==> flow/design.v <==
module caesar_cipher (
   input            clk
  ,input            rst_n
  ,input            ptxt_valid  
  ,input            mode  
  ,input            key_shift_dir_1  
  ,input            key_shift_dir_3  
  ,input      [4:0] key_shift_num_1  
  ,input      [4:0] key_shift_num_3  
  ,input      [7:0] ptxt_char
  ,output reg [7:0] ctxt_char
  ,output reg       err_invalid_key_shift_num
  ,output reg       err_invalid_ptxt_char
  ,output reg       ctx_ready
);
  localparam NUL_CHAR = 8'h00;
  localparam UPPERCASE_A_CHAR = 8'h41;
  localparam UPPERCASE_Z_CHAR = 8'h5A;
  localparam LOWERCASE_A_CHAR = 8'h61;
  localparam LOWERCASE_Z_CHAR = 8'h7A;
  wire       ptxt_char_is_uppercase_letter;
  wire       ptxt_char_is_lowercase_letter;
  wire       ptxt_char_is_letter;
  wire	     err_invalid_key_shift_num_wire;
  wire 	     err_invalid_ptxt_char_wire;
  wire  [4:0] key_shift_num_x;  
  reg  [7:0] sub_letter;
  assign err_invalid_key_shift_num_wire = key_shift_num_1 > 26 || key_shift_num_3 > 26 || key_shift_num_1==key_shift_num_3;
  assign ptxt_char_is_uppercase_letter = (ptxt_char >= UPPERCASE_A_CHAR) &&
                                         (ptxt_char <= UPPERCASE_Z_CHAR);
  assign ptxt_char_is_lowercase_letter = (ptxt_char >= LOWERCASE_A_CHAR) &&
                                         (ptxt_char <= LOWERCASE_Z_CHAR);
  assign ptxt_char_is_letter = ptxt_char_is_uppercase_letter ||
                               ptxt_char_is_lowercase_letter;
  assign err_invalid_ptxt_char_wire = !ptxt_char_is_letter;
  assign key_shift_num_x = (key_shift_num_1 + key_shift_num_3) < 27 ?  (key_shift_num_1 + key_shift_num_3) :  (key_shift_num_1 + key_shift_num_3)  -  5'b11011;
  always @ (*)
    if(!mode) begin  
        if(!key_shift_dir_1 && !key_shift_dir_3) begin
            sub_letter = ptxt_char + {3'b000, key_shift_num_1} + {3'b000, key_shift_num_x} + {3'b000, key_shift_num_3};
            if(ptxt_char_is_uppercase_letter && (sub_letter > UPPERCASE_Z_CHAR))begin
                sub_letter -= 8'h1A;
				if(sub_letter > UPPERCASE_Z_CHAR)begin
					sub_letter -= 8'h1A;
					if(sub_letter > UPPERCASE_Z_CHAR)
						sub_letter -= 8'h1A;
						else 
							sub_letter = sub_letter;
				end
				else 
					sub_letter = sub_letter;
			end 
			else sub_letter = sub_letter;
            if(ptxt_char_is_lowercase_letter && (sub_letter > LOWERCASE_Z_CHAR))begin
                sub_letter -= 8'h1A;
				 if(sub_letter > LOWERCASE_Z_CHAR)begin
					sub_letter -= 8'h1A;
					if(sub_letter > LOWERCASE_Z_CHAR)
						sub_letter -= 8'h1A;
					else 
						sub_letter = sub_letter;
				end
				 else 
					sub_letter = sub_letter;
			end
			else
				sub_letter = sub_letter;
        end
        else if(!key_shift_dir_1 && key_shift_dir_3) begin
            sub_letter = ptxt_char + {3'b000, key_shift_num_1} - {3'b000, key_shift_num_x} - {3'b000, key_shift_num_3};
            if(ptxt_char_is_uppercase_letter && (sub_letter > UPPERCASE_Z_CHAR))begin
                sub_letter -= 8'h1A;
                if(sub_letter > UPPERCASE_Z_CHAR)
                    sub_letter -= 8'h1A;
                else
                    sub_letter = sub_letter;
            end
            else if(ptxt_char_is_lowercase_letter && (sub_letter > LOWERCASE_Z_CHAR))begin
                sub_letter -= 8'h1A;
                if(sub_letter > LOWERCASE_Z_CHAR)
                    sub_letter -= 8'h1A;
                else
                    sub_letter = sub_letter;
            end
            else if(ptxt_char_is_uppercase_letter && (sub_letter < UPPERCASE_A_CHAR)) begin
                sub_letter += 8'h1A;
                if(sub_letter < UPPERCASE_A_CHAR)
                    sub_letter += 8'h1A;
                else
                    sub_letter = sub_letter;
            end
            else if(ptxt_char_is_lowercase_letter && (sub_letter < LOWERCASE_A_CHAR))begin
                sub_letter += 8'h1A;
                if(sub_letter < LOWERCASE_A_CHAR)
                    sub_letter += 8'h1A;
                else
                    sub_letter = sub_letter;
			end
			else 
				sub_letter = sub_letter;
        end
        else if(key_shift_dir_1 && !key_shift_dir_3) begin
            sub_letter = ptxt_char - {3'b000, key_shift_num_1} - {3'b000, key_shift_num_x} + {3'b000, key_shift_num_3};
            if(ptxt_char_is_uppercase_letter && (sub_letter > UPPERCASE_Z_CHAR))begin
                sub_letter -= 8'h1A;
                if(sub_letter > UPPERCASE_Z_CHAR)
                    sub_letter -= 8'h1A;
                else
                    sub_letter = sub_letter;
            end
            else if(ptxt_char_is_lowercase_letter && (sub_letter > LOWERCASE_Z_CHAR))begin
                sub_letter -= 8'h1A;
                if(sub_letter > LOWERCASE_Z_CHAR)
                    sub_letter -= 8'h1A;
                else
                    sub_letter = sub_letter;
            end
            else if(ptxt_char_is_uppercase_letter && (sub_letter < UPPERCASE_A_CHAR))begin
                sub_letter += 8'h1A;
                if(sub_letter < UPPERCASE_A_CHAR)
                    sub_letter += 8'h1A;
                else
                    sub_letter = sub_letter;
            end
            else if(ptxt_char_is_lowercase_letter && (sub_letter < LOWERCASE_A_CHAR))begin
                sub_letter += 8'h1A;
                if(sub_letter < LOWERCASE_A_CHAR)
                    sub_letter += 8'h1A;
                else
                    sub_letter = sub_letter;
            end
			else 
				sub_letter = sub_letter;
        end
		else if(key_shift_dir_1 && key_shift_dir_3) begin
            sub_letter = ptxt_char - {3'b000, key_shift_num_1} + {3'b000, key_shift_num_x} - {3'b000, key_shift_num_3};
            if(ptxt_char_is_uppercase_letter && (sub_letter < UPPERCASE_A_CHAR))begin
                sub_letter += 8'h1A;
				 if((sub_letter < UPPERCASE_A_CHAR))
					sub_letter += 8'h1A;
				else
					sub_letter = sub_letter;
			end
			else
				sub_letter = sub_letter;
            if(ptxt_char_is_lowercase_letter && (sub_letter < LOWERCASE_A_CHAR))begin
                sub_letter += 8'h1A;
				  if((sub_letter < LOWERCASE_A_CHAR))
					sub_letter += 8'h1A;
				  else
					sub_letter = sub_letter;
			end
			else
				sub_letter = sub_letter;
        end
		else
			sub_letter = NUL_CHAR;
    end
    else begin  
        if(!key_shift_dir_1 && !key_shift_dir_3) begin
            sub_letter = ptxt_char - {3'b000, key_shift_num_1} - {3'b000, key_shift_num_x} - {3'b000, key_shift_num_3};
            if(ptxt_char_is_uppercase_letter && (sub_letter < UPPERCASE_A_CHAR || sub_letter > 200))begin
                sub_letter += 8'h1A;
				 if(sub_letter < UPPERCASE_A_CHAR  || sub_letter > 200)begin
					sub_letter += 8'h1A;
					if(sub_letter < UPPERCASE_A_CHAR  || sub_letter > 200 )
						sub_letter += 8'h1A;
					else
						sub_letter = sub_letter;
				end
				else
					sub_letter = sub_letter;
			end
			else
				sub_letter = sub_letter;
            if(ptxt_char_is_lowercase_letter && (sub_letter < LOWERCASE_A_CHAR))begin
                sub_letter += 8'h1A;
				if(sub_letter < LOWERCASE_A_CHAR)begin
					sub_letter += 8'h1A;
					if(sub_letter < LOWERCASE_A_CHAR)
						sub_letter += 8'h1A;
					else
						sub_letter = sub_letter;
				end
				else
					sub_letter = sub_letter;
			end
			else
				sub_letter = sub_letter;			
        end
        else if(!key_shift_dir_1 && key_shift_dir_3) begin
            sub_letter = ptxt_char - {3'b000, key_shift_num_1} + {3'b000, key_shift_num_x} + {3'b000, key_shift_num_3};
            if(ptxt_char_is_uppercase_letter && (sub_letter > UPPERCASE_Z_CHAR))begin
                sub_letter -= 8'h1A;
                if(sub_letter > UPPERCASE_Z_CHAR)
                    sub_letter -= 8'h1A;
                else
                    sub_letter = sub_letter;
            end
            else if(ptxt_char_is_lowercase_letter && (sub_letter > LOWERCASE_Z_CHAR))begin
                sub_letter -= 8'h1A;
                if(sub_letter > LOWERCASE_Z_CHAR)
                    sub_letter -= 8'h1A;
                else
                    sub_letter = sub_letter;
            end
            else if(ptxt_char_is_uppercase_letter && (sub_letter < UPPERCASE_A_CHAR))begin
                sub_letter += 8'h1A;
                if(sub_letter < UPPERCASE_A_CHAR)
                    sub_letter += 8'h1A;
                else
                    sub_letter = sub_letter;
            end
            else if(ptxt_char_is_lowercase_letter && (sub_letter < LOWERCASE_A_CHAR))begin
                sub_letter += 8'h1A;
                if(sub_letter < LOWERCASE_A_CHAR)
                    sub_letter += 8'h1A;
                else
                    sub_letter = sub_letter;
            end
			else
				sub_letter = sub_letter;
        end
        else if(key_shift_dir_1 && !key_shift_dir_3) begin
            sub_letter = ptxt_char + {3'b000, key_shift_num_1} + {3'b000, key_shift_num_x} - {3'b000, key_shift_num_3};
            if(ptxt_char_is_uppercase_letter && (sub_letter > UPPERCASE_Z_CHAR))begin
                sub_letter -= 8'h1A;
                if(sub_letter > UPPERCASE_Z_CHAR)
                    sub_letter -= 8'h1A;
                else
                    sub_letter = sub_letter;
            end
            else if(ptxt_char_is_lowercase_letter && (sub_letter > LOWERCASE_Z_CHAR))begin
                sub_letter -= 8'h1A;
                if(sub_letter > LOWERCASE_Z_CHAR)
                    sub_letter -= 8'h1A;
                else
                    sub_letter = sub_letter;
            end
            else if(ptxt_char_is_uppercase_letter && (sub_letter < UPPERCASE_A_CHAR))begin
                sub_letter += 8'h1A;
                if(sub_letter < UPPERCASE_A_CHAR)
                    sub_letter += 8'h1A;
                else
                    sub_letter = sub_letter;
            end
            else if(ptxt_char_is_lowercase_letter && (sub_letter < LOWERCASE_A_CHAR))begin
                sub_letter += 8'h1A;
                if(sub_letter < LOWERCASE_A_CHAR)
                    sub_letter += 8'h1A;
                else
                    sub_letter = sub_letter;
            end
			else
				sub_letter = sub_letter;
        end
        else if(key_shift_dir_1 && key_shift_dir_3) begin
            sub_letter = ptxt_char + {3'b000, key_shift_num_1} - {3'b000, key_shift_num_x} + {3'b000, key_shift_num_3};
             if(ptxt_char_is_uppercase_letter && (sub_letter > UPPERCASE_Z_CHAR))begin
                sub_letter -= 8'h1A;
				if((sub_letter > UPPERCASE_Z_CHAR))
					sub_letter -= 8'h1A;
				else
					sub_letter = sub_letter;
			end
			else
				sub_letter = sub_letter;
            if(ptxt_char_is_lowercase_letter && (sub_letter > LOWERCASE_Z_CHAR))begin
                sub_letter -= 8'h1A;
				 if((sub_letter > LOWERCASE_Z_CHAR))
					sub_letter -= 8'h1A;
				 else
					sub_letter = sub_letter;
			end
			else
				sub_letter = sub_letter;
        end
		else
			sub_letter = NUL_CHAR;
    end
  always @ (posedge clk or negedge rst_n)
    if(!rst_n)begin
      ctx_ready <= 1'b0;
      ctxt_char <= NUL_CHAR;
      err_invalid_key_shift_num <= 1'b0;
	  err_invalid_ptxt_char <=1'b0;
	  end
    else if(err_invalid_ptxt_char_wire || err_invalid_key_shift_num_wire || !ptxt_valid) begin
      ctx_ready <= 1'b0;
      ctxt_char <= NUL_CHAR;
	  err_invalid_key_shift_num <= 1'b1;
	  err_invalid_ptxt_char <=1'b1;
	  end
    else begin
      ctx_ready <= 1'b1;
      ctxt_char <= sub_letter;
	  err_invalid_key_shift_num <= 1'b0;
	  err_invalid_ptxt_char <=1'b0;
	  end
endmodule
; ---- From RTL to reports: caesar_cipher
; Each step is given for the RTL above and for the edited RTL.
; Lines under "before" count in the file above, lines under "after" in the edited file.
; "diff" is "after" less "before", of the values as shown; "change_rel_pct" is that difference over "before", in percent.
; Operators: Yosys type, input widths -> output width; for muxes data width and select width s.
; Library cell names are shortened.
; The mark -- stands for no value.
[setup]
top_module = caesar_cipher
clock = clk
cell_library = sky130hd
lib_corner = tt_025C_1v80

; ---- Diff
; The edit as a unified diff against the file above.
; This change comes from a script, not from a designer. The edited design behaves differently; no optimisation was intended.
; begin of diff
@@ -279,12 +279,6 @@
 			sub_letter = NUL_CHAR;
     end
-  always @ (posedge clk or negedge rst_n)
-    if(!rst_n)begin
-      ctx_ready <= 1'b0;
-      ctxt_char <= NUL_CHAR;
-      err_invalid_key_shift_num <= 1'b0;
-	  err_invalid_ptxt_char <=1'b0;
-	  end
-    else if(err_invalid_ptxt_char_wire || err_invalid_key_shift_num_wire || !ptxt_valid) begin
+  always @ (posedge clk)
+    if(err_invalid_ptxt_char_wire || err_invalid_key_shift_num_wire || !ptxt_valid) begin
       ctx_ready <= 1'b0;
       ctxt_char <= NUL_CHAR;
; end of diff

; ---- After elaboration
; Counts by Yosys on the flattened word-level netlist (proc, flatten, opt, wreduce; memories kept). Register bits leave out memories and registers merged into their read ports (data or address); mux counts leave out enables and synchronous resets folded into registers. Print and check cells are left out.
[word_totals]
columns = element, before, after, diff, change_rel_pct
row1 = out_inout_bits, 11, 11, 0, 0.00
row2 = register_bits, 10, 10, 0, 0.00
row3 = latch_bits, 0, 0, 0, --
row4 = clocked_rd_ports_x_width, 0, 0, 0, --
row5 = n_memories, 0, 0, 0, --
row6 = romBits, 0, 0, 0, --
row7 = mem_bits_rw, 0, 0, 0, --
[op_classes]
columns = element, before, after, diff, change_rel_pct
row1 = shifts, 0, 0, 0, --
row2 = n_mul, 0, 0, 0, --
row3 = n_div, 0, 0, 0, --
row4 = n_cmp, 62, 62, 0, 0.00
row5 = addsub, 53, 53, 0, 0.00
row6 = equal, 1, 1, 0, 0.00
row7 = n_reduce_logical, 42, 42, 0, 0.00
row8 = logic, 0, 0, 0, --
row9 = muxes, 79, 78, -1, -1.27
[ops]
columns = operator, before, after, diff, change_rel_pct
row1 = $mux 8, 76, 75, -1, -1.32
row2 = $logic_and 1x1->1, 30, 30, 0, 0.00
row3 = $gt 8x7->1 const B, 26, 26, 0, 0.00
row4 = $lt 8x7->1 const B, 26, 26, 0, 0.00
row5 = $add 8x5->8 const B, 18, 18, 0, 0.00
row6 = $sub 8x5->8 const B, 18, 18, 0, 0.00
row7 = $logic_or 1x1->1, 8, 8, 0, 0.00
row8 = $add 8x5->8, 7, 7, 0, 0.00
row9 = $sub 8x5->8, 7, 7, 0, 0.00
row10 = $logic_not 1->1, 4, 4, 0, 0.00
row11 = $gt 8x8->1 const B, 3, 3, 0, 0.00
row12 = $ge 8x7->1 const B, 2, 2, 0, 0.00
row13 = $gt 5x5->1 const B, 2, 2, 0, 0.00
row14 = $le 8x7->1 const B, 2, 2, 0, 0.00
row15 = $mux 1, 2, 2, 0, 0.00
row16 = $add 5x5->5, 1, 1, 0, 0.00
row17 = $add 5x5->6, 1, 1, 0, 0.00
row18 = $eq 5x5->1, 1, 1, 0, 0.00
row19 = $lt 6x5->1 const B, 1, 1, 0, 0.00
row20 = $mux 5, 1, 1, 0, 0.00
row21 = $sub 5x5->5 const B, 1, 1, 0, 0.00

; ---- Logic depth
; Depth = most cells in a row (Yosys ltp): at word level without a register or memory, in the mapped netlist without a sequential cell, where the memories' decode and read muxes count.
[logic_depth]
columns = element, before, after, diff, change_rel_pct
row1 = word_depth, 24, 23, -1, -4.17
row2 = abc_area, 0, 0, --, --
row3 = ltp_mapped, 47, 45, -2, -4.26
row4 = depth_no_buf, 43, 44, 1, 2.33

; ---- After synthesis
; Source: synth_stat.txt of the flow (Yosys; design flattened, memories mapped). It holds for the ABC_AREA given above (unset counts as 0); a run with the other value may have another netlist.
[synth_totals]
columns = element, before, after, diff, change_rel_pct
row1 = seqArea_um2, 250.2, 200.2, -50.0, -19.98
row2 = mapped_cells, 2302, 2364, 62, 2.69
row3 = synth_area_um2, 15790.1, 16160.5, 370.4, 2.35
row4 = buffers, 90, 101, 11, 12.22
row5 = flip_flops, 10, 10, 0, 0.00
[by_type]
columns = cell, before, after, diff, change_rel_pct
row1 = nor2_1, 228, 205, -23, -10.09
row2 = xor2_1, 44, 22, -22, -50.00
row3 = a31oi_1, 28, 45, 17, 60.71
row4 = nand2_1, 225, 212, -13, -5.78
row5 = xnor2_1, 142, 154, 12, 8.45
row6 = o21ai_0, 137, 149, 12, 8.76
row7 = nand4_1, 21, 33, 12, 57.14
row8 = buf_2, 16, 28, 12, 75.00
row9 = nand3_1, 73, 84, 11, 15.07
row10 = dfrtp_1, 10, 0, -10, -100.00
row11 = dfxtp_1, 0, 10, 10, --
row12 = o211ai_1, 36, 45, 9, 25.00
row13 = mux2i_1, 44, 36, -8, -18.18
row14 = and2_1, 30, 22, -8, -26.67
row15 = o21ai_1, 16, 8, -8, -50.00
row16 = nor4_1, 25, 18, -7, -28.00
row17 = or3_1, 24, 31, 7, 29.17
row18 = buf_1, 3, 10, 7, 233.33
; The list need not be complete.

; ---- Timing after synthesis
; Source: OpenSTA report_checks on the synthesized netlist (no wires, ideal clock, input and output delay 20% of the period each), path of least setup slack; recovery checks are left aside. Register names are those of the netlist, which keeps one name where synthesis merged equal registers.
[synth_timing]
columns = element, before, after, diff, change_rel_pct
row1 = path_type, input -> register, input -> register, --, --
row2 = startpoint, input port key_shift_num_1[0], input port key_shift_num_1[0], --, --
row3 = endpoint, register ctxt_char[1], register ctxt_char[3], --, --
row4 = required_ns, 13.899, 13.942, 0.043, 0.31
row5 = setup_slack_ns, 1.285, 1.481, 0.196, --
row6 = delay_ns, 9.915, 9.719, -0.196, -1.98
row7 = arrival_time_ns, 12.614, 12.461, -0.153, -1.21
row8 = path_stages, 47, 43, -4, -8.51
row9 = period_ns, 14.0, 14.0, 0.0, 0.00
row10 = in_delay_ns, 2.800, 2.800, 0.000, 0.00
row11 = setup_time_ns, 0.101, 0.058, -0.043, --
row12 = period_less_setup_slack_ns, 12.715, 12.519, -0.196, -1.54
; "delay_ns" is the arrival time less input delay plus setup time.
; "path_stages" counts driving pins, that of a launching flip-flop among them; a cell with two outputs on the path counts twice.
; "period_less_setup_slack_ns" is the clock period less the worst setup slack; recovery checks do not enter. This is arithmetic on one report: input and output delays are still those of the set period (20% each).
; Between the ends stands the longest chain of elaborated cells between them, by number of cells; it is not shown to be the way that was timed. Of several equally long chains one is given.
; Each line given opens the expression or statement behind the cell; cells for indexed reads and writes are added by Yosys, which also makes memories of some case tables.
; At most two assigning lines are given for a register; there are more.
[synth_between_before]
path_cell_list = ha_1 > fa_1 > and3_1 > nor3_1 > nor2_1 > a21oi_1 > mux2i_1 > inv_1 > fa_1 > xor2_1 > ha_1 > clkbuf_1 > nor2_1 > a21oi_1 > xnor2_1 > clkbuf_1 > ha_1 > clkbuf_1 > (+11 left out) > a31oi_1 > nor2_1 > a21oi_1 > inv_1 > ha_1 > o2111ai_1 > a211oi_1 > a211oi_4 > a2111oi_1 > nor4_2 > xnor2_2 > nor2_2 > nor4_2 > or2_1 > a21oi_2 > xnor2_1 > o2111a_1 > nor4_1
elab_chain_cells = 24
cone_cells = 219
[synth_lines_before]
columns = element, line_no
row1 = start: declaration, 8  ; ,input      [4:0] key_shift_num_1
row2 = $add 5x5->5, 36  ; assign key_shift_num_x = (key_shift_num_1 + key_shift_num_3) < 27 ?  (key_shift_num_1 + key_shift_num_3) :  (k ...
row3 = $sub 5x5->5, 36
row4 = $mux 5, 36
row5 = $add 8x5->8, 136  ; sub_letter = ptxt_char - {3'b000, key_shift_num_1} + {3'b000, key_shift_num_x} - {3'b000, key_shift_num_3};
row6 = $sub 8x5->8, 136
row7 = $add 8x5->8, 138  ; sub_letter += 8'h1A;
row8 = $add 8x5->8, 140  ; sub_letter += 8'h1A;
row9 = (+10 left out), --
row10 = $mux 8, 146  ; if(ptxt_char_is_lowercase_letter && (sub_letter < LOWERCASE_A_CHAR))begin
row11 = $mux 8, 135  ; else if(key_shift_dir_1 && key_shift_dir_3) begin
row12 = $mux 8, 102  ; else if(key_shift_dir_1 && !key_shift_dir_3) begin
row13 = $mux 8, 69  ; else if(!key_shift_dir_1 && key_shift_dir_3) begin
row14 = $mux 8, 39  ; if(!key_shift_dir_1 && !key_shift_dir_3) begin
row15 = $mux 8, 38  ; if(!mode) begin
row16 = $mux 8, 288  ; else if(err_invalid_ptxt_char_wire || err_invalid_key_shift_num_wire || !ptxt_valid) begin
row17 = end: assignment, 290  ; ctxt_char <= NUL_CHAR;
row18 = end: assignment, 296  ; ctxt_char <= sub_letter;
row19 = end: declaration, 11  ; ,output reg [7:0] ctxt_char
[synth_between_after]
path_cell_list = ha_1 > fa_1 > a21oi_1 > o21ba_2 > xnor2_1 > a21oi_1 > mux2i_1 > inv_1 > ha_1 > o311a_1 > a21oi_1 > ha_1 > buf_2 > inv_1 > a21oi_1 > nor2_1 > inv_1 > ha_1 > (+7 left out) > nor2_1 > or3_1 > a31oi_1 > a21oi_1 > inv_1 > ha_1 > nor2b_1 > a221oi_1 > and3_1 > nor3_1 > nor2_1 > xnor2_2 > o41ai_2 > mux2_2 > a22oi_1 > a311oi_1 > a311oi_1 > o211a_1
elab_chain_cells = 23
cone_cells = 218
[synth_lines_after]
columns = element, line_no
row1 = start: declaration, 8  ; ,input      [4:0] key_shift_num_1
row2 = $add 5x5->5, 36  ; assign key_shift_num_x = (key_shift_num_1 + key_shift_num_3) < 27 ?  (key_shift_num_1 + key_shift_num_3) :  (k ...
row3 = $sub 5x5->5, 36
row4 = $mux 5, 36
row5 = $add 8x5->8, 136  ; sub_letter = ptxt_char - {3'b000, key_shift_num_1} + {3'b000, key_shift_num_x} - {3'b000, key_shift_num_3};
row6 = $sub 8x5->8, 136
row7 = $add 8x5->8, 138  ; sub_letter += 8'h1A;
row8 = $add 8x5->8, 140  ; sub_letter += 8'h1A;
row9 = (+9 left out), --
row10 = $mux 8, 148  ; if((sub_letter < LOWERCASE_A_CHAR))
row11 = $mux 8, 146  ; if(ptxt_char_is_lowercase_letter && (sub_letter < LOWERCASE_A_CHAR))begin
row12 = $mux 8, 135  ; else if(key_shift_dir_1 && key_shift_dir_3) begin
row13 = $mux 8, 102  ; else if(key_shift_dir_1 && !key_shift_dir_3) begin
row14 = $mux 8, 69  ; else if(!key_shift_dir_1 && key_shift_dir_3) begin
row15 = $mux 8, 39  ; if(!key_shift_dir_1 && !key_shift_dir_3) begin
row16 = $mux 8, 38  ; if(!mode) begin
row17 = end: assignment, 284  ; ctxt_char <= NUL_CHAR;
row18 = end: assignment, 290  ; ctxt_char <= sub_letter;
row19 = end: declaration, 11  ; ,output reg [7:0] ctxt_char

; ---- Path in the finished layout
; From the final timing report of each run of pair 1: the path of least setup slack in the routed layout; clock arrival at registers is part of the times.
[layout_timing]
columns = element, before, after, diff, change_rel_pct
row1 = path_type, input -> register, input -> register, --, --
row2 = startpoint, input port key_shift_num_1[0], input port key_shift_num_1[0], --, --
row3 = endpoint, register ctxt_char[1], register ctxt_char[7], --, --
row4 = path_stages, 40, 39, -1, -2.50
row5 = in_delay_ns, 2.80, 2.80, 0.00, 0.00
row6 = setup_slack_ns, 0.67, 0.65, -0.02, --
row7 = required_ns, 14.14, 14.08, -0.06, -0.42
row8 = arrival_time_ns, 13.47, 13.42, -0.05, -0.37
row9 = period_ns, 14.0, 14.0, 0.0, 0.00
row10 = setup_time_ns, 0.11, 0.16, 0.05, --
; Between the ends stands the longest chain of elaborated cells between them, by number of cells; it is not shown to be the way that was timed. Of several equally long chains one is given.
; At most two assigning lines are given for a register; there are more.
[layout_between_before]
path_cell_list = clkdlybuf4s50_1 > ha_1 > fa_1 > and3_1 > nor3_1 > nor2_1 > a21oi_2 > mux2i_1 > buf_4 > inv_1 > fa_1 > o21bai_1 > a21oi_1 > xnor2_1 > ha_1 > o21a_1 > a21oi_1 > o31a_1 > (+4 left out) > o21ai_0 > nor4_1 > or2_2 > a21oi_4 > ha_1 > o2111ai_1 > a211oi_1 > a211oi_4 > a2111oi_1 > nor4_2 > xnor2_2 > nor2_2 > nor4_2 > or2_1 > a21oi_2 > xnor2_1 > o2111a_1 > nor4_1
elab_chain_cells = 24
cone_cells = 219
[layout_lines_before]
columns = element, line_no
row1 = start: declaration, 8  ; ,input      [4:0] key_shift_num_1
row2 = $add 5x5->5, 36  ; assign key_shift_num_x = (key_shift_num_1 + key_shift_num_3) < 27 ?  (key_shift_num_1 + key_shift_num_3) :  (k ...
row3 = $sub 5x5->5, 36
row4 = $mux 5, 36
row5 = $add 8x5->8, 136  ; sub_letter = ptxt_char - {3'b000, key_shift_num_1} + {3'b000, key_shift_num_x} - {3'b000, key_shift_num_3};
row6 = $sub 8x5->8, 136
row7 = $add 8x5->8, 138  ; sub_letter += 8'h1A;
row8 = $add 8x5->8, 140  ; sub_letter += 8'h1A;
row9 = (+10 left out), --
row10 = $mux 8, 146  ; if(ptxt_char_is_lowercase_letter && (sub_letter < LOWERCASE_A_CHAR))begin
row11 = $mux 8, 135  ; else if(key_shift_dir_1 && key_shift_dir_3) begin
row12 = $mux 8, 102  ; else if(key_shift_dir_1 && !key_shift_dir_3) begin
row13 = $mux 8, 69  ; else if(!key_shift_dir_1 && key_shift_dir_3) begin
row14 = $mux 8, 39  ; if(!key_shift_dir_1 && !key_shift_dir_3) begin
row15 = $mux 8, 38  ; if(!mode) begin
row16 = $mux 8, 288  ; else if(err_invalid_ptxt_char_wire || err_invalid_key_shift_num_wire || !ptxt_valid) begin
row17 = end: assignment, 290  ; ctxt_char <= NUL_CHAR;
row18 = end: assignment, 296  ; ctxt_char <= sub_letter;
row19 = end: declaration, 11  ; ,output reg [7:0] ctxt_char
[layout_between_after]
path_cell_list = clkdlybuf4s50_1 > ha_1 > fa_1 > a21oi_1 > o21ba_2 > xnor2_1 > buf_4 > a21oi_1 > mux2i_1 > buf_4 > inv_1 > fa_1 > inv_1 > ha_1 > nor2b_1 > o22ai_2 > xnor2_2 > ha_1 > (+3 left out) > a221o_1 > xnor2_1 > nand4_1 > a211o_1 > and4_1 > or4_1 > ha_1 > inv_1 > o211ai_1 > o211ai_2 > xnor2_1 > a2111o_1 > a21boi_1 > buf_4 > nand3_1 > o21ai_0 > o211ai_1 > a221oi_1
elab_chain_cells = 23
cone_cells = 218
[layout_lines_after]
columns = element, line_no
row1 = start: declaration, 8  ; ,input      [4:0] key_shift_num_1
row2 = $add 5x5->5, 36  ; assign key_shift_num_x = (key_shift_num_1 + key_shift_num_3) < 27 ?  (key_shift_num_1 + key_shift_num_3) :  (k ...
row3 = $sub 5x5->5, 36
row4 = $mux 5, 36
row5 = $add 8x5->8, 136  ; sub_letter = ptxt_char - {3'b000, key_shift_num_1} + {3'b000, key_shift_num_x} - {3'b000, key_shift_num_3};
row6 = $sub 8x5->8, 136
row7 = $add 8x5->8, 138  ; sub_letter += 8'h1A;
row8 = $add 8x5->8, 140  ; sub_letter += 8'h1A;
row9 = (+9 left out), --
row10 = $mux 8, 148  ; if((sub_letter < LOWERCASE_A_CHAR))
row11 = $mux 8, 146  ; if(ptxt_char_is_lowercase_letter && (sub_letter < LOWERCASE_A_CHAR))begin
row12 = $mux 8, 135  ; else if(key_shift_dir_1 && key_shift_dir_3) begin
row13 = $mux 8, 102  ; else if(key_shift_dir_1 && !key_shift_dir_3) begin
row14 = $mux 8, 69  ; else if(!key_shift_dir_1 && key_shift_dir_3) begin
row15 = $mux 8, 39  ; if(!key_shift_dir_1 && !key_shift_dir_3) begin
row16 = $mux 8, 38  ; if(!mode) begin
row17 = end: assignment, 284  ; ctxt_char <= NUL_CHAR;
row18 = end: assignment, 290  ; ctxt_char <= sub_letter;
row19 = end: declaration, 11  ; ,output reg [7:0] ctxt_char

; ---- Layout results
; Runs of the flow (Yosys, OpenROAD) on both versions; the two runs of a pair have the same settings. The constraints put input and output delay at 20% of the set period each and load the outputs with 0.01 pF.
[settings_pair_1]
period_ns = 14.0
CAP_MARGIN = 20
CORE_MARGIN = 2
CORE_UTILIZATION = 40
SLEW_MARGIN = 20
[results_pair_1]
columns = element, before, after, diff, change_rel_pct
row1 = setupTns_ns, 0.000, 0.000, 0.000, --
row2 = finish.stdcell_area_um2, 16975.0, 17329.1, 354.1, 2.09
row3 = ws_setup_ns, 0.671, 0.652, -0.019, --
row4 = utilization_pct, 43.7, 43.5, -0.2, --
row5 = die_um2, 41081.2, 42025.0, 943.8, 2.30
row6 = yosys.chip_area_um2, 15790.1, 16160.5, 370.4, 2.35
row7 = clock_period_reached_ns, 13.329, 13.348, 0.019, 0.14
[settings_pair_2]
CAP_MARGIN = 25
CELL_PAD_IN_SITES_GLOBAL_PLACEMENT = 0
CORE_MARGIN = 2
CORE_UTILIZATION = 53
GPL_ROUTABILITY_DRIVEN = 1
HOLD_SLACK_MARGIN = -0.03
PLACE_DENSITY_LB_ADDON = 0.13
SETUP_SLACK_MARGIN = 0.43
SLEW_MARGIN = 0
period_ns = 16.8
[results_pair_2]
columns = element, before, after, diff, change_rel_pct
row1 = setupTns_ns, 0.000, 0.000, 0.000, --
row2 = finish.stdcell_area_um2, 16537.1, 16935.0, 397.9, 2.41
row3 = ws_setup_ns, 1.564, 1.444, -0.120, --
row4 = utilization_pct, 56.1, 56.8, 0.7, --
row5 = die_um2, 31189.3, 31905.1, 715.8, 2.30
row6 = yosys.chip_area_um2, 15790.1, 16160.5, 370.4, 2.35
row7 = clock_period_reached_ns, 15.236, 15.356, 0.120, 0.79
; By "clock_period_reached_ns" is meant the clock period of the run minus its worst setup slack. This is arithmetic on one report: input and output delays are still those of the set period (20% each).
